==> flow/design.v <==
module baud_gen #(
    parameter DIV_WIDTH = 20
)(
    input  wire                 clk,
    input  wire                 rst_n,
    input  wire [DIV_WIDTH-1:0] divisor,
    output reg                  tick_16x
);
    reg [DIV_WIDTH-1:0] counter;
    always @(posedge clk or negedge rst_n) begin
        if (!rst_n) begin
            counter  <= 0;
            tick_16x <= 0;
        end else begin
            if (divisor <= 1) begin
                tick_16x <= 1'b0;
                counter  <= 0;
            end
            else if (counter == divisor - 1) begin
                tick_16x <= 1'b1;
                counter  <= 0;
            end 
            else begin
                tick_16x <= 1'b0;
                counter  <= counter + 1;
            end
        end
    end
endmodule
module sync_fifo #(
    parameter DATA_WIDTH = 8,
    parameter DEPTH      = 16
)(
    input  wire                  clk,
    input  wire                  rst_n,
    input  wire                  wr_en,
    input  wire [DATA_WIDTH-1:0] din,
    input  wire                  rd_en,
    output wire [DATA_WIDTH-1:0] dout,  
    output wire                  full,
    output wire                  empty
);
    localparam PTR_WIDTH = $clog2(DEPTH);
    reg [DATA_WIDTH-1:0] mem [0:DEPTH-1];
    reg [PTR_WIDTH:0]    count;
    reg [PTR_WIDTH-1:0]  wr_ptr, rd_ptr;
    assign dout  = mem[rd_ptr];
    assign full  = (count == DEPTH);
    assign empty = (count == 0);
    always @(posedge clk or negedge rst_n) begin
        if (!rst_n) begin
            count  <= 0;
            wr_ptr <= 0;
            rd_ptr <= 0;
        end else begin
            case ({wr_en && !full, rd_en && !empty})
                2'b10: begin  
                    mem[wr_ptr] <= din;
                    wr_ptr      <= (wr_ptr == DEPTH-1) ? 0 : wr_ptr + 1;
                    count       <= count + 1;
                end
                2'b01: begin  
                    rd_ptr      <= (rd_ptr == DEPTH-1) ? 0 : rd_ptr + 1;
                    count       <= count - 1;
                end
                2'b11: begin  
                    mem[wr_ptr] <= din;
                    wr_ptr      <= (wr_ptr == DEPTH-1) ? 0 : wr_ptr + 1;
                    rd_ptr      <= (rd_ptr == DEPTH-1) ? 0 : rd_ptr + 1;
                end
                default: ; 
            endcase
        end
    end
endmodule
module uart_tx (
    input  wire       clk,
    input  wire       rst_n,
    input  wire       tx_start,     
    input  wire [7:0] din,          
    input  wire       s_tick,
    output reg        tx_busy,     
    output reg        tx
);
    localparam [1:0] IDLE=0, START=1, DATA=2, STOP=3;
    reg [1:0] state, next_state;
    reg [3:0] s_count;
    reg [2:0] n_count;
    reg [7:0] tx_reg;
    always @(posedge clk or negedge rst_n) begin
        if (!rst_n) begin
            state   <= IDLE;
            s_count <= 0;
            n_count <= 0;
            tx_reg  <= 0;
            tx      <= 1'b1;
        end else begin
            state <= next_state;
            case (state)
                IDLE: begin
                    tx <= 1'b1;
                    if (tx_start) begin
                        tx_reg  <= din;
                        s_count <= 0;
                    end
                end
                START: begin
                    tx <= 1'b0;
                    n_count <= 0; 
                    if (s_tick) s_count <= (s_count == 15) ? 0 : s_count + 1;
                end
                DATA: begin
                    tx <= tx_reg[0];  
                    if (s_tick) begin
                        if (s_count == 15) begin
                            s_count <= 0;
                            tx_reg  <= tx_reg >> 1;
                            if (n_count < 7) n_count <= n_count + 1;
                        end else s_count <= s_count + 1;
                    end
                end
                STOP: begin
                    tx <= 1'b1;
                    if (s_tick) begin
                        if (s_count == 15) s_count <= 0;
                        else s_count <= s_count + 1;
                    end
                end
            endcase
        end
    end
    always @(*) begin
        next_state = state;
        tx_busy    = 1'b1; 
        case (state)
            IDLE: begin
                tx_busy = 1'b0; 
                if (tx_start) next_state = START;
            end
            START: if (s_tick && s_count == 15) next_state = DATA;
            DATA:  if (s_tick && s_count == 15 && n_count == 7) next_state = STOP;
            STOP:  if (s_tick && s_count == 15) next_state = IDLE;
        endcase
    end
endmodule
module uart_rx (
    input  wire       clk,
    input  wire       rst_n,
    input  wire       rx,          
    input  wire       s_tick,
    output reg  [7:0] dout,
    output reg        rx_done_tick
);
    localparam [1:0] IDLE=0, START=1, DATA=2, STOP=3;
    reg [1:0] state, next_state;
    reg [3:0] s_count;
    reg [2:0] n_count;
    reg [7:0] rx_reg;
    always @(posedge clk or negedge rst_n) begin
        if (!rst_n) begin
            state   <= IDLE;
            s_count <= 0;
            n_count <= 0;
            rx_reg  <= 0;
            dout    <= 0;
            rx_done_tick <= 0;
        end else begin
            state <= next_state;
            rx_done_tick <= 1'b0;
            case (state)
                IDLE: if (~rx) s_count <= 0;
                START: begin
                    n_count <= 0;  
                    if (s_tick) s_count <= (s_count == 7) ? 0 : s_count + 1;
                end
                DATA: if (s_tick) begin
                    if (s_count == 15) begin
                        s_count <= 0;
                        rx_reg <= {rx, rx_reg[7:1]};
                        if (n_count < 7) n_count <= n_count + 1;
                    end else s_count <= s_count + 1;
                end
                STOP: if (s_tick) begin
                    if (s_count == 15) begin
                         rx_done_tick <= 1'b1;
                         dout <= rx_reg;
                         s_count <= 0;
                    end else s_count <= s_count + 1;
                end
            endcase
        end
    end
    always @(*) begin
        next_state = state;
        case (state)
            IDLE:  if (~rx) next_state = START;
            START: if (s_tick && s_count == 7) next_state = (~rx) ? DATA : IDLE;
            DATA:  if (s_tick && s_count == 15 && n_count == 7) next_state = STOP;
            STOP:  if (s_tick && s_count == 15) next_state = IDLE;
        endcase
    end
endmodule
    module apb_uart (
    input  wire        pclk,
    input  wire        presetn,
    input  wire [31:0] paddr,
    input  wire        psel,
    input  wire        penable,
    input  wire        pwrite,
    input  wire [31:0] pwdata,
    output reg  [31:0] prdata,
    output wire        pready,
    output wire        pslverr,
    output wire        tx_o,
    input  wire        rx_i
);
    initial begin
        if (16 < 2) $error("FIFO DEPTH must be >= 2");
    end
    wire rst_n = presetn; 
    assign pready  = 1'b1;   
    assign pslverr = 1'b0;
    reg rx_sync1, rx_sync2;
    always @(posedge pclk or negedge rst_n) begin
        if (!rst_n) begin
            rx_sync1 <= 1'b1;
            rx_sync2 <= 1'b1;
        end else begin
            rx_sync1 <= rx_i;
            rx_sync2 <= rx_sync1; 
        end
    end
    reg  [19:0] baud_divisor;
    wire        s_tick;
    wire [7:0]  tx_fifo_out, rx_fifo_out, rx_data_raw;
    wire        tx_full, tx_empty, rx_full, rx_empty;
    wire        rx_done_tick;
    wire        uart_tx_busy;
    reg         tx_fifo_rd_en;
    reg         uart_tx_start;
    reg  [7:0]  uart_tx_data_latched;
    wire wr_en = psel & penable & pwrite;
    wire rd_en = psel & penable & ~pwrite;
    wire [3:0] addr = paddr[3:0];
    localparam [1:0] S_TX_IDLE = 0, S_TX_POP = 1, S_TX_START = 2;
    reg [1:0] tx_fsm_state;
    always @(posedge pclk or negedge rst_n) begin
        if (!rst_n) begin
            tx_fsm_state   <= S_TX_IDLE;
            tx_fifo_rd_en  <= 0;
            uart_tx_start  <= 0;
            uart_tx_data_latched <= 0;
        end else begin
            tx_fifo_rd_en <= 0;
            uart_tx_start <= 0;
            case (tx_fsm_state)
                S_TX_IDLE: begin
                    if (!tx_empty && !uart_tx_busy && !uart_tx_start) begin  
                        tx_fifo_rd_en <= 1; 
                        uart_tx_data_latched <= tx_fifo_out;
                        tx_fsm_state <= S_TX_START;
                    end
                end
                S_TX_START: begin
                    uart_tx_start <= 1; 
                    tx_fsm_state  <= S_TX_IDLE;
                end
                default: tx_fsm_state <= S_TX_IDLE;
            endcase
        end
    end
    always @(posedge pclk or negedge rst_n) begin
        if (!rst_n) baud_divisor <= 20'd325;
        else if (wr_en && addr == 4'h08) baud_divisor <= pwdata[19:0];
    end
    always @(*) begin
        prdata = 32'b0;
        case (addr)
            4'h00: prdata = {24'b0, rx_fifo_out}; 
            4'h04: prdata = {30'b0, rx_empty, tx_full};
            4'h08: prdata = {12'b0, baud_divisor};
            default: prdata = 32'b0;
        endcase
    end
    baud_gen #(.DIV_WIDTH(20)) u_baud (
        .clk(pclk), .rst_n(rst_n),
        .divisor(baud_divisor), .tick_16x(s_tick)
    );
    sync_fifo #(.DATA_WIDTH(8), .DEPTH(16)) u_tx_fifo (
        .clk(pclk), .rst_n(rst_n),
        .wr_en(wr_en && (addr == 4'h00)),
        .din(pwdata[7:0]),
        .rd_en(tx_fifo_rd_en), 
        .dout(tx_fifo_out), 
        .full(tx_full), .empty(tx_empty)
    );
    uart_tx u_tx (
        .clk(pclk), .rst_n(rst_n),
        .tx_start(uart_tx_start),
        .din(uart_tx_data_latched),
        .s_tick(s_tick),
        .tx_busy(uart_tx_busy),
        .tx(tx_o)
    );
    sync_fifo #(.DATA_WIDTH(8), .DEPTH(16)) u_rx_fifo (
        .clk(pclk), .rst_n(rst_n),
        .wr_en(rx_done_tick),
        .din(rx_data_raw),
        .rd_en(rd_en && (addr == 4'h00)),
        .dout(rx_fifo_out),
        .full(rx_full), .empty(rx_empty)
    );
    uart_rx u_rx (
        .clk(pclk), .rst_n(rst_n),
        .rx(rx_sync2), 
        .s_tick(s_tick),
        .dout(rx_data_raw),
        .rx_done_tick(rx_done_tick)
    );
endmodule
Lab notebook: apb_uart

Reports on apb_uart
Module apb_uart before and after one edit of its RTL, step after step.
Lines under "before" count in the file above, lines under "after" in the edited file.
"change" is "after" less "before", of the values as shown; "relative change" is that difference over "before", in percent.
The mark - stands for no value.
Set-up
  top module: apb_uart
  clock input: pclk
  cell library: sky130hd
  library corner: tt_025C_1v80

The edit
The edit as a unified diff against the file above.
The edit is scripted: it alters the design's behaviour and was not made to optimise anything.
begin of diff
@@ -208,5 +208,5 @@
     input  wire        penable,
     input  wire        pwrite,
-    input  wire [31:0] pwdata,
+    input  wire [31:0] pwdata_pad,
     output reg  [31:0] prdata,
     output wire        pready,
@@ -215,4 +215,6 @@
     input  wire        rx_i
 );
+    reg [31:0] pwdata;
+    always @(posedge pclk) pwdata <= pwdata_pad;
     initial begin
         if (16 < 2) $error("FIFO DEPTH must be >= 2");
end of diff

After elaboration
Counts by Yosys on the flattened word-level netlist (proc, flatten, opt, wreduce). Print and check cells are left out.
Storage and ports
  register bits after elaboration: before 381, after 401, change +20, relative change +5.25%
  latch bits: before 0, after 0, change 0
  RAM bits: before 0, after 0, change 0
  memory bits (read-only): before 0, after 0, change 0
  word width x clocked read ports: before 0, after 0, change 0
  memory cells: before 0, after 0, change 0
  bits of input ports: before 70, after 70, change 0, relative change 0.00%
  output and inout port bits: before 35, after 35, change 0, relative change 0.00%
  word-level cells: before 430, after 431, change +1, relative change +0.23%
Cells by class
  $add $sub $neg: before 14, after 14, change 0, relative change 0.00%
  multiply operators: before 0, after 0, change 0
  divide/modulo/power cells: before 0, after 0, change 0
  $lt $le $gt $ge: before 3, after 3, change 0, relative change 0.00%
  eq/ne operators: before 134, after 134, change 0, relative change 0.00%
  shift-type cells: before 0, after 0, change 0
  multiplexer cells: before 126, after 126, change 0, relative change 0.00%
  bitwise gates (word level): before 4, after 4, change 0, relative change 0.00%
  reductions and logical operators: before 91, after 91, change 0, relative change 0.00%
Operators by type and width
  two-way mux 8 bit: before 67, after 67, change 0, relative change 0.00%
  != test 2 x 1 -> 1 bit (second input constant): before 44, after 44, change 0, relative change 0.00%
  equality test 4 bit (second input constant): before 35, after 35, change 0, relative change 0.00%
  AND reduction 3 bit: before 34, after 34, change 0, relative change 0.00%
  equality test 4 x 3 -> 1 bit (second input constant): before 18, after 18, change 0, relative change 0.00%
  two-way mux 4 bit: before 18, after 18, change 0, relative change 0.00%
  logical AND 1 bit: before 14, after 14, change 0, relative change 0.00%
  two-way mux 2 bit: before 11, after 11, change 0, relative change 0.00%
  equality test 2 bit (second input constant): before 9, after 9, change 0, relative change 0.00%
  nonzero test 2 bit: before 9, after 9, change 0, relative change 0.00%
  equality test 4 x 2 -> 1 bit (second input constant): before 8, after 8, change 0, relative change 0.00%
  two-way mux 1 bit: before 8, after 8, change 0, relative change 0.00%
  != test 2 bit (second input constant): before 7, after 7, change 0, relative change 0.00%
  AND reduction 4 bit: before 7, after 7, change 0, relative change 0.00%
  OR reduction 2 bit: before 7, after 7, change 0, relative change 0.00%
  adder 4 x 1 -> 4 bit (second input constant): before 6, after 6, change 0, relative change 0.00%
  logical NOT 1 bit: before 6, after 6, change 0, relative change 0.00%
  two-way mux 3 bit: before 6, after 6, change 0, relative change 0.00%
  logical NOT 4 bit: before 5, after 5, change 0, relative change 0.00%
  equality test 2 x 1 -> 1 bit (second input constant): before 4, after 4, change 0, relative change 0.00%
  equality test 4 x 1 -> 1 bit (second input constant): before 4, after 4, change 0, relative change 0.00%
  bitwise AND 1 bit: before 3, after 3, change 0, relative change 0.00%
  logical NOT 2 bit: before 3, after 3, change 0, relative change 0.00%
  adder 3 x 1 -> 3 bit (second input constant): before 2, after 2, change 0, relative change 0.00%
  adder 5 x 1 -> 5 bit (second input constant): before 2, after 2, change 0, relative change 0.00%
  equality test 3 bit (second input constant): before 2, after 2, change 0, relative change 0.00%
  equality test 5 bit (second input constant): before 2, after 2, change 0, relative change 0.00%
  logical NOT 5 bit: before 2, after 2, change 0, relative change 0.00%
Not every row of either side is listed.

Logic depth
Yosys ltp: most cells in a row. Word level: on the elaborated netlist, between registers, memories and ports. Mapped: between sequential cells and ports; inverters and the memories' decode and read muxes count.
Logic depth
  word-level depth: before 8, after 8, change 0, relative change 0.00%
  ABC_AREA: before 0, after 0
  depth in mapped cells: before 13, after 12, change -1, relative change -7.69%
  mapped depth without buffers: before 13, after 12, change -1, relative change -7.69%

After synthesis
The flow's flattened synthesis, as Yosys stat reports it; memories are mapped. The netlist is that of the ABC_AREA named above (0 if unset); the other value can give another one.
Cells by type
  sky130_fd_sc_hd__dfxtp_1: before 0, after 20, change +20
  sky130_fd_sc_hd__and3_1: before 21, after 7, change -14, relative change -66.67%
  sky130_fd_sc_hd__and2_1: before 5, after 18, change +13, relative change +260.00%
  sky130_fd_sc_hd__nor2_1: before 71, after 83, change +12, relative change +16.90%
  sky130_fd_sc_hd__nor2_2: before 11, after 0, change -11, relative change -100.00%
  sky130_fd_sc_hd__nor4_1: before 12, after 5, change -7, relative change -58.33%
  sky130_fd_sc_hd__nand2_1: before 123, after 117, change -6, relative change -4.88%
  sky130_fd_sc_hd__nand3_1: before 43, after 37, change -6, relative change -13.95%
  sky130_fd_sc_hd__a221oi_1: before 16, after 22, change +6, relative change +37.50%
  sky130_fd_sc_hd__a22o_1: before 15, after 21, change +6, relative change +40.00%
  sky130_fd_sc_hd__buf_1: before 12, after 17, change +5, relative change +41.67%
  sky130_fd_sc_hd__o221ai_1: before 7, after 2, change -5, relative change -71.43%
  sky130_fd_sc_hd__o21ai_0: before 66, after 70, change +4, relative change +6.06%
  sky130_fd_sc_hd__a21oi_1: before 63, after 67, change +4, relative change +6.35%
  sky130_fd_sc_hd__a22oi_1: before 35, after 31, change -4, relative change -11.43%
  sky130_fd_sc_hd__nor3_1: before 29, after 33, change +4, relative change +13.79%
  sky130_fd_sc_hd__a222oi_1: before 18, after 14, change -4, relative change -22.22%
  sky130_fd_sc_hd__nand2b_1: before 13, after 9, change -4, relative change -30.77%
Not every row of either side is listed.
Mapped netlist
  cells in the netlist: before 1340, after 1361, change +21, relative change +1.57%
  mapped area (um2): before 17142.7, after 17498.0, change +355.3, relative change +2.07%
  area of sequential cells (um2): before 10903.0, after 11303.3, change +400.3, relative change +3.67%
  mapped flip-flops: before 384, after 404, change +20, relative change +5.21%
  buffers: before 86, after 89, change +3, relative change +3.49%
By module: a second synthesis without flattening, with its own total; a netlist apart from the flattened one above.
Unflattened totals
  cell total of the unflattened synthesis: before 1325, after 1345, change +20, relative change +1.51%
  area total of the unflattened synthesis (um2): before 17485.5, after 17885.9, change +400.4, relative change +2.29%
Each row is one instance without its submodules.
Modules, before
  sync_fifo: times used 2, cells 402, area 5888.1 um2, sequential area 4169.0 um2
  baud_gen #(DIV_WIDTH=20): times used 1, cells 193, area 1694.1 um2, sequential area 525.5 um2
  apb_uart: times used 1, cells 116, area 1661.6 um2, sequential area 834.6 um2
  uart_rx: times used 1, cells 99, area 1239.9 um2, sequential area 701.9 um2
  uart_tx: times used 1, cells 113, area 1113.6 um2, sequential area 503.0 um2
Modules, after
  sync_fifo: times used 2, cells 402, area 5888.1 um2, sequential area 4169.0 um2
  apb_uart: times used 1, cells 136, area 2062.0 um2, sequential area 1234.9 um2
  baud_gen #(DIV_WIDTH=20): times used 1, cells 193, area 1694.1 um2, sequential area 525.5 um2
  uart_rx: times used 1, cells 99, area 1239.9 um2, sequential area 701.9 um2
  uart_tx: times used 1, cells 113, area 1113.6 um2, sequential area 503.0 um2

Worst setup path after synthesis
Path of least setup slack by OpenSTA after synthesis, without wires, with an ideal clock, recovery checks aside; 20% of the period is set as input and as output delay. Where synthesis merged equal registers, the netlist keeps one of their names.
Path after synthesis
  path type: before input -> register, after input -> register
  start point: before in paddr[1], after in paddr[1]
  end point: before reg u_rx_fifo.mem[2][0], after reg u_rx_fifo.count[4]
  period (ns): before 6.0, after 6.0, change 0.0, relative change 0.00%
  input delay (ns): before 1.200, after 1.200, change 0.000, relative change 0.00%
  library setup time (ns): before 0.383, after 0.125, change -0.258
  time at the first pin (ns): before 1.200, after 1.200, change 0.000, relative change 0.00%
  arrival time (ns): before 3.649, after 3.690, change +0.041, relative change +1.12%
  required time (ns): before 5.617, after 5.875, change +0.258, relative change +4.59%
  slack (ns): before 1.967, after 2.185, change +0.218
  delay of the path (ns): before 2.832, after 2.615, change -0.217, relative change -7.66%
  driving pins on the path: before 8, after 11, change +3, relative change +37.50%
  buffers on the path: before 1, after 0, change -1, relative change -100.00%
  synthesis period reached (ns): before 4.033, after 3.815, change -0.218, relative change -5.41%
"delay of the path" = arrival - input delay + setup time.
"driving pins on the path" counts driving pins, that of a launching flip-flop among them; a cell with two outputs on the path counts twice.
"synthesis period reached" is the clock period less the worst setup slack; recovery checks do not enter. This is arithmetic on one report: input and output delays are still those of the set period (20% each).
Between the ends stands the longest chain of elaborated cells between them, by number of cells; it is not shown to be the way that was timed. Of several equally long chains one is given.
Each line given opens the expression or statement behind the cell; cells for indexed reads and writes are added by Yosys, which also makes memories of some case tables.
A register here has more assigning lines than the two given.
before: Only ways into the end's enable, where the timed path ends, are counted here.
Between the ends, after synthesis, before
  cell sequence: sky130_fd_sc_hd__nor2_1 -> sky130_fd_sc_hd__nand2_1 -> sky130_fd_sc_hd__nor4_1 -> sky130_fd_sc_hd__ha_1 -> sky130_fd_sc_hd__or2_2 -> sky130_fd_sc_hd__buf_1 -> sky130_fd_sc_hd__nand3_1 -> sky130_fd_sc_hd__nor3_1
  length of the longest elaborated chain: 7
  elaborated cells between the ends (all ways): 9
  classes of those cells: eq/ne (3); reduce/logical (6)
RTL lines, path after synthesis, before
  from (decl): line 206  | input  wire [31:0] paddr,
  logical NOT 4 bit: line 309  | .rd_en(rd_en && (addr == 4'h00)),
  logical AND 1 bit: line 309
  logical AND 1 bit: line 56  | case ({wr_en && !full, rd_en && !empty})
  equality test 2 bit: line 56
  OR reduction 2 bit
  != test 2 x 1 -> 1 bit
  AND reduction 3 bit
  to (assign): line 58  | mem[wr_ptr] <= din;
  to (assign): line 67  | mem[wr_ptr] <= din;
  to (decl): line 44  | reg [DATA_WIDTH-1:0] mem [0:DEPTH-1];
Between the ends, after synthesis, after
  cell sequence: sky130_fd_sc_hd__or4_1 -> sky130_fd_sc_hd__nor4_2 -> sky130_fd_sc_hd__ha_1 -> sky130_fd_sc_hd__inv_1 -> sky130_fd_sc_hd__fa_1 -> sky130_fd_sc_hd__inv_1 -> sky130_fd_sc_hd__a21o_1 -> sky130_fd_sc_hd__a21oi_1 -> sky130_fd_sc_hd__xnor2_1 -> sky130_fd_sc_hd__nor2_1 -> sky130_fd_sc_hd__xor2_1
  length of the longest elaborated chain: 5
  elaborated cells between the ends (all ways): 7
  classes of those cells: eq/ne (2); mux (1); reduce/logical (4)
RTL lines, path after synthesis, after
  from (decl): line 206  | input  wire [31:0] paddr,
  logical NOT 4 bit: line 311  | .rd_en(rd_en && (addr == 4'h00)),
  logical AND 1 bit: line 311
  logical AND 1 bit: line 56  | case ({wr_en && !full, rd_en && !empty})
  equality test 2 x 1 -> 1 bit: line 56
  parallel mux 5 bit (select 2 bit): line 56
  to (assign): line 60  | count       <= count + 1;
  to (assign): line 64  | count       <= count - 1;
  to (decl): line 45  | reg [PTR_WIDTH:0]    count;

Worst path after layout
From the final timing report of the runs of pair 1: the path of least setup slack in the routed layout; clock arrival at registers is part of the times.
Path after layout
  path type: before register -> output, after register -> output
  start point: before reg u_rx_fifo.rd_ptr[0], after reg u_rx_fifo.rd_ptr[0]
  end point: before out prdata[7], after out prdata[7]
  period (ns): before 4.88, after 4.88, change 0.00, relative change 0.00%
  external output delay (ns): before 0.98, after 0.98, change 0.00, relative change 0.00%
  time at the first pin (ns): before 0.54, after 0.56, change +0.02, relative change +3.70%
  arrival time (ns): before 3.42, after 3.59, change +0.17, relative change +4.97%
  required time (ns): before 3.90, after 3.90, change 0.00, relative change 0.00%
  slack (ns): before 0.49, after 0.31, change -0.18
  driving pins on the path: before 11, after 10, change -1, relative change -9.09%
  buffers on the path: before 2, after 1, change -1, relative change -50.00%
Between the ends stands the longest chain of elaborated cells between them, by number of cells; it is not shown to be the way that was timed. Of several equally long chains one is given.
A register here has more assigning lines than the two given.
Between the ends, after layout, before
  cell sequence: sky130_fd_sc_hd__dfrtp_1 -> sky130_fd_sc_hd__inv_1 -> sky130_fd_sc_hd__ha_1 -> sky130_fd_sc_hd__buf_4 -> sky130_fd_sc_hd__a222oi_1 -> sky130_fd_sc_hd__a21oi_1 -> sky130_fd_sc_hd__a211oi_1 -> sky130_fd_sc_hd__a21oi_1 -> sky130_fd_sc_hd__o221ai_1 -> sky130_fd_sc_hd__nand2_1 -> sky130_fd_sc_hd__clkdlybuf4s50_1
  length of the longest elaborated chain: 3
  elaborated cells between the ends (all ways): 18
  classes of those cells: eq/ne (15); mux (2); reduce/logical (1)
RTL lines, path after layout, before
  from (decl): line 46  | reg [PTR_WIDTH-1:0]  wr_ptr, rd_ptr;
  from (assign): line 63  | rd_ptr      <= (rd_ptr == DEPTH-1) ? 0 : rd_ptr + 1;
  from (assign): line 69  | rd_ptr      <= (rd_ptr == DEPTH-1) ? 0 : rd_ptr + 1;
  equality test 4 bit: line 47  | assign dout  = mem[rd_ptr];
  parallel mux 8 bit (select 16 bit): line 47
  parallel mux 20 bit (select 3 bit): line 278  | case (addr)
  to (decl): line 211  | output reg  [31:0] prdata,
Between the ends, after layout, after
  cell sequence: sky130_fd_sc_hd__dfrtp_1 -> sky130_fd_sc_hd__inv_1 -> sky130_fd_sc_hd__ha_1 -> sky130_fd_sc_hd__o21ai_0 -> sky130_fd_sc_hd__and2_1 -> sky130_fd_sc_hd__a22o_1 -> sky130_fd_sc_hd__a221oi_1 -> sky130_fd_sc_hd__o21ai_0 -> sky130_fd_sc_hd__a22o_1 -> sky130_fd_sc_hd__clkdlybuf4s50_1
  length of the longest elaborated chain: 3
  elaborated cells between the ends (all ways): 18
  classes of those cells: eq/ne (15); mux (2); reduce/logical (1)
RTL lines, path after layout, after
  from (decl): line 46  | reg [PTR_WIDTH-1:0]  wr_ptr, rd_ptr;
  from (assign): line 63  | rd_ptr      <= (rd_ptr == DEPTH-1) ? 0 : rd_ptr + 1;
  from (assign): line 69  | rd_ptr      <= (rd_ptr == DEPTH-1) ? 0 : rd_ptr + 1;
  equality test 4 bit: line 47  | assign dout  = mem[rd_ptr];
  parallel mux 8 bit (select 16 bit): line 47
  parallel mux 20 bit (select 3 bit): line 280  | case (addr)
  to (decl): line 211  | output reg  [31:0] prdata,

Measured runs
Both versions went through the flow (Yosys, OpenROAD) with the same settings in each pair. Constraints: input delay and output delay 20% of the set period each, output load 0.01 pF.
Flow settings, pair 1
  CORE_UTILIZATION: 40
  period_ns: 4.88
  CAP_MARGIN: 20
  CORE_MARGIN: 2
  SLEW_MARGIN: 20
Final reports, pair 1
  netlist area reported by Yosys (um2): before 17142.7, after 17498.0, change +355.3, relative change +2.07%
  die area (um2): before 44529.4, after 45435.1, change +905.7, relative change +2.03%
  standard-cell area after layout (um2): before 19597.5, after 20044.2, change +446.7, relative change +2.28%
  setup slack of the critical path (ns): before 0.488, after 0.314, change -0.174
  power (uW): before 8416, after 8599, change +183, relative change +2.17%
  achieved period (ns): before 4.392, after 4.566, change +0.174, relative change +3.96%
Flow settings, pair 2
  CORE_ASPECT_RATIO: 0.68
  CORE_UTILIZATION: 54
  CTS_CLUSTER_SIZE: 95
  PLACE_DENSITY_LB_ADDON: 0.25
  SETUP_SLACK_MARGIN: 0.64
  SLEW_MARGIN: 10
  period_ns: 3.03
  CAP_MARGIN: 20
  CORE_MARGIN: 2
Final reports, pair 2
  netlist area reported by Yosys (um2): before 17142.7, after 17498.0, change +355.3, relative change +2.07%
  die area (um2): before 33213.3, after 33886.6, change +673.3, relative change +2.03%
  standard-cell area after layout (um2): before 22454.0, after 22994.6, change +540.6, relative change +2.41%
  setup slack of the critical path (ns): before -0.279, after -0.274, change +0.005
  power (uW): before 14351, after 14935, change +584, relative change +4.07%
  achieved period (ns): before 3.309, after 3.304, change -0.005, relative change -0.15%
"achieved period": clock period set for the run, less the worst setup slack. It is reckoned from that one timing run; input and output delays stay at 20% of the period that was set.
By "power" is meant OpenSTA's value without simulated activity: inputs other than the clock are taken to toggle once in ten clock periods, and the tool carries that through the logic.
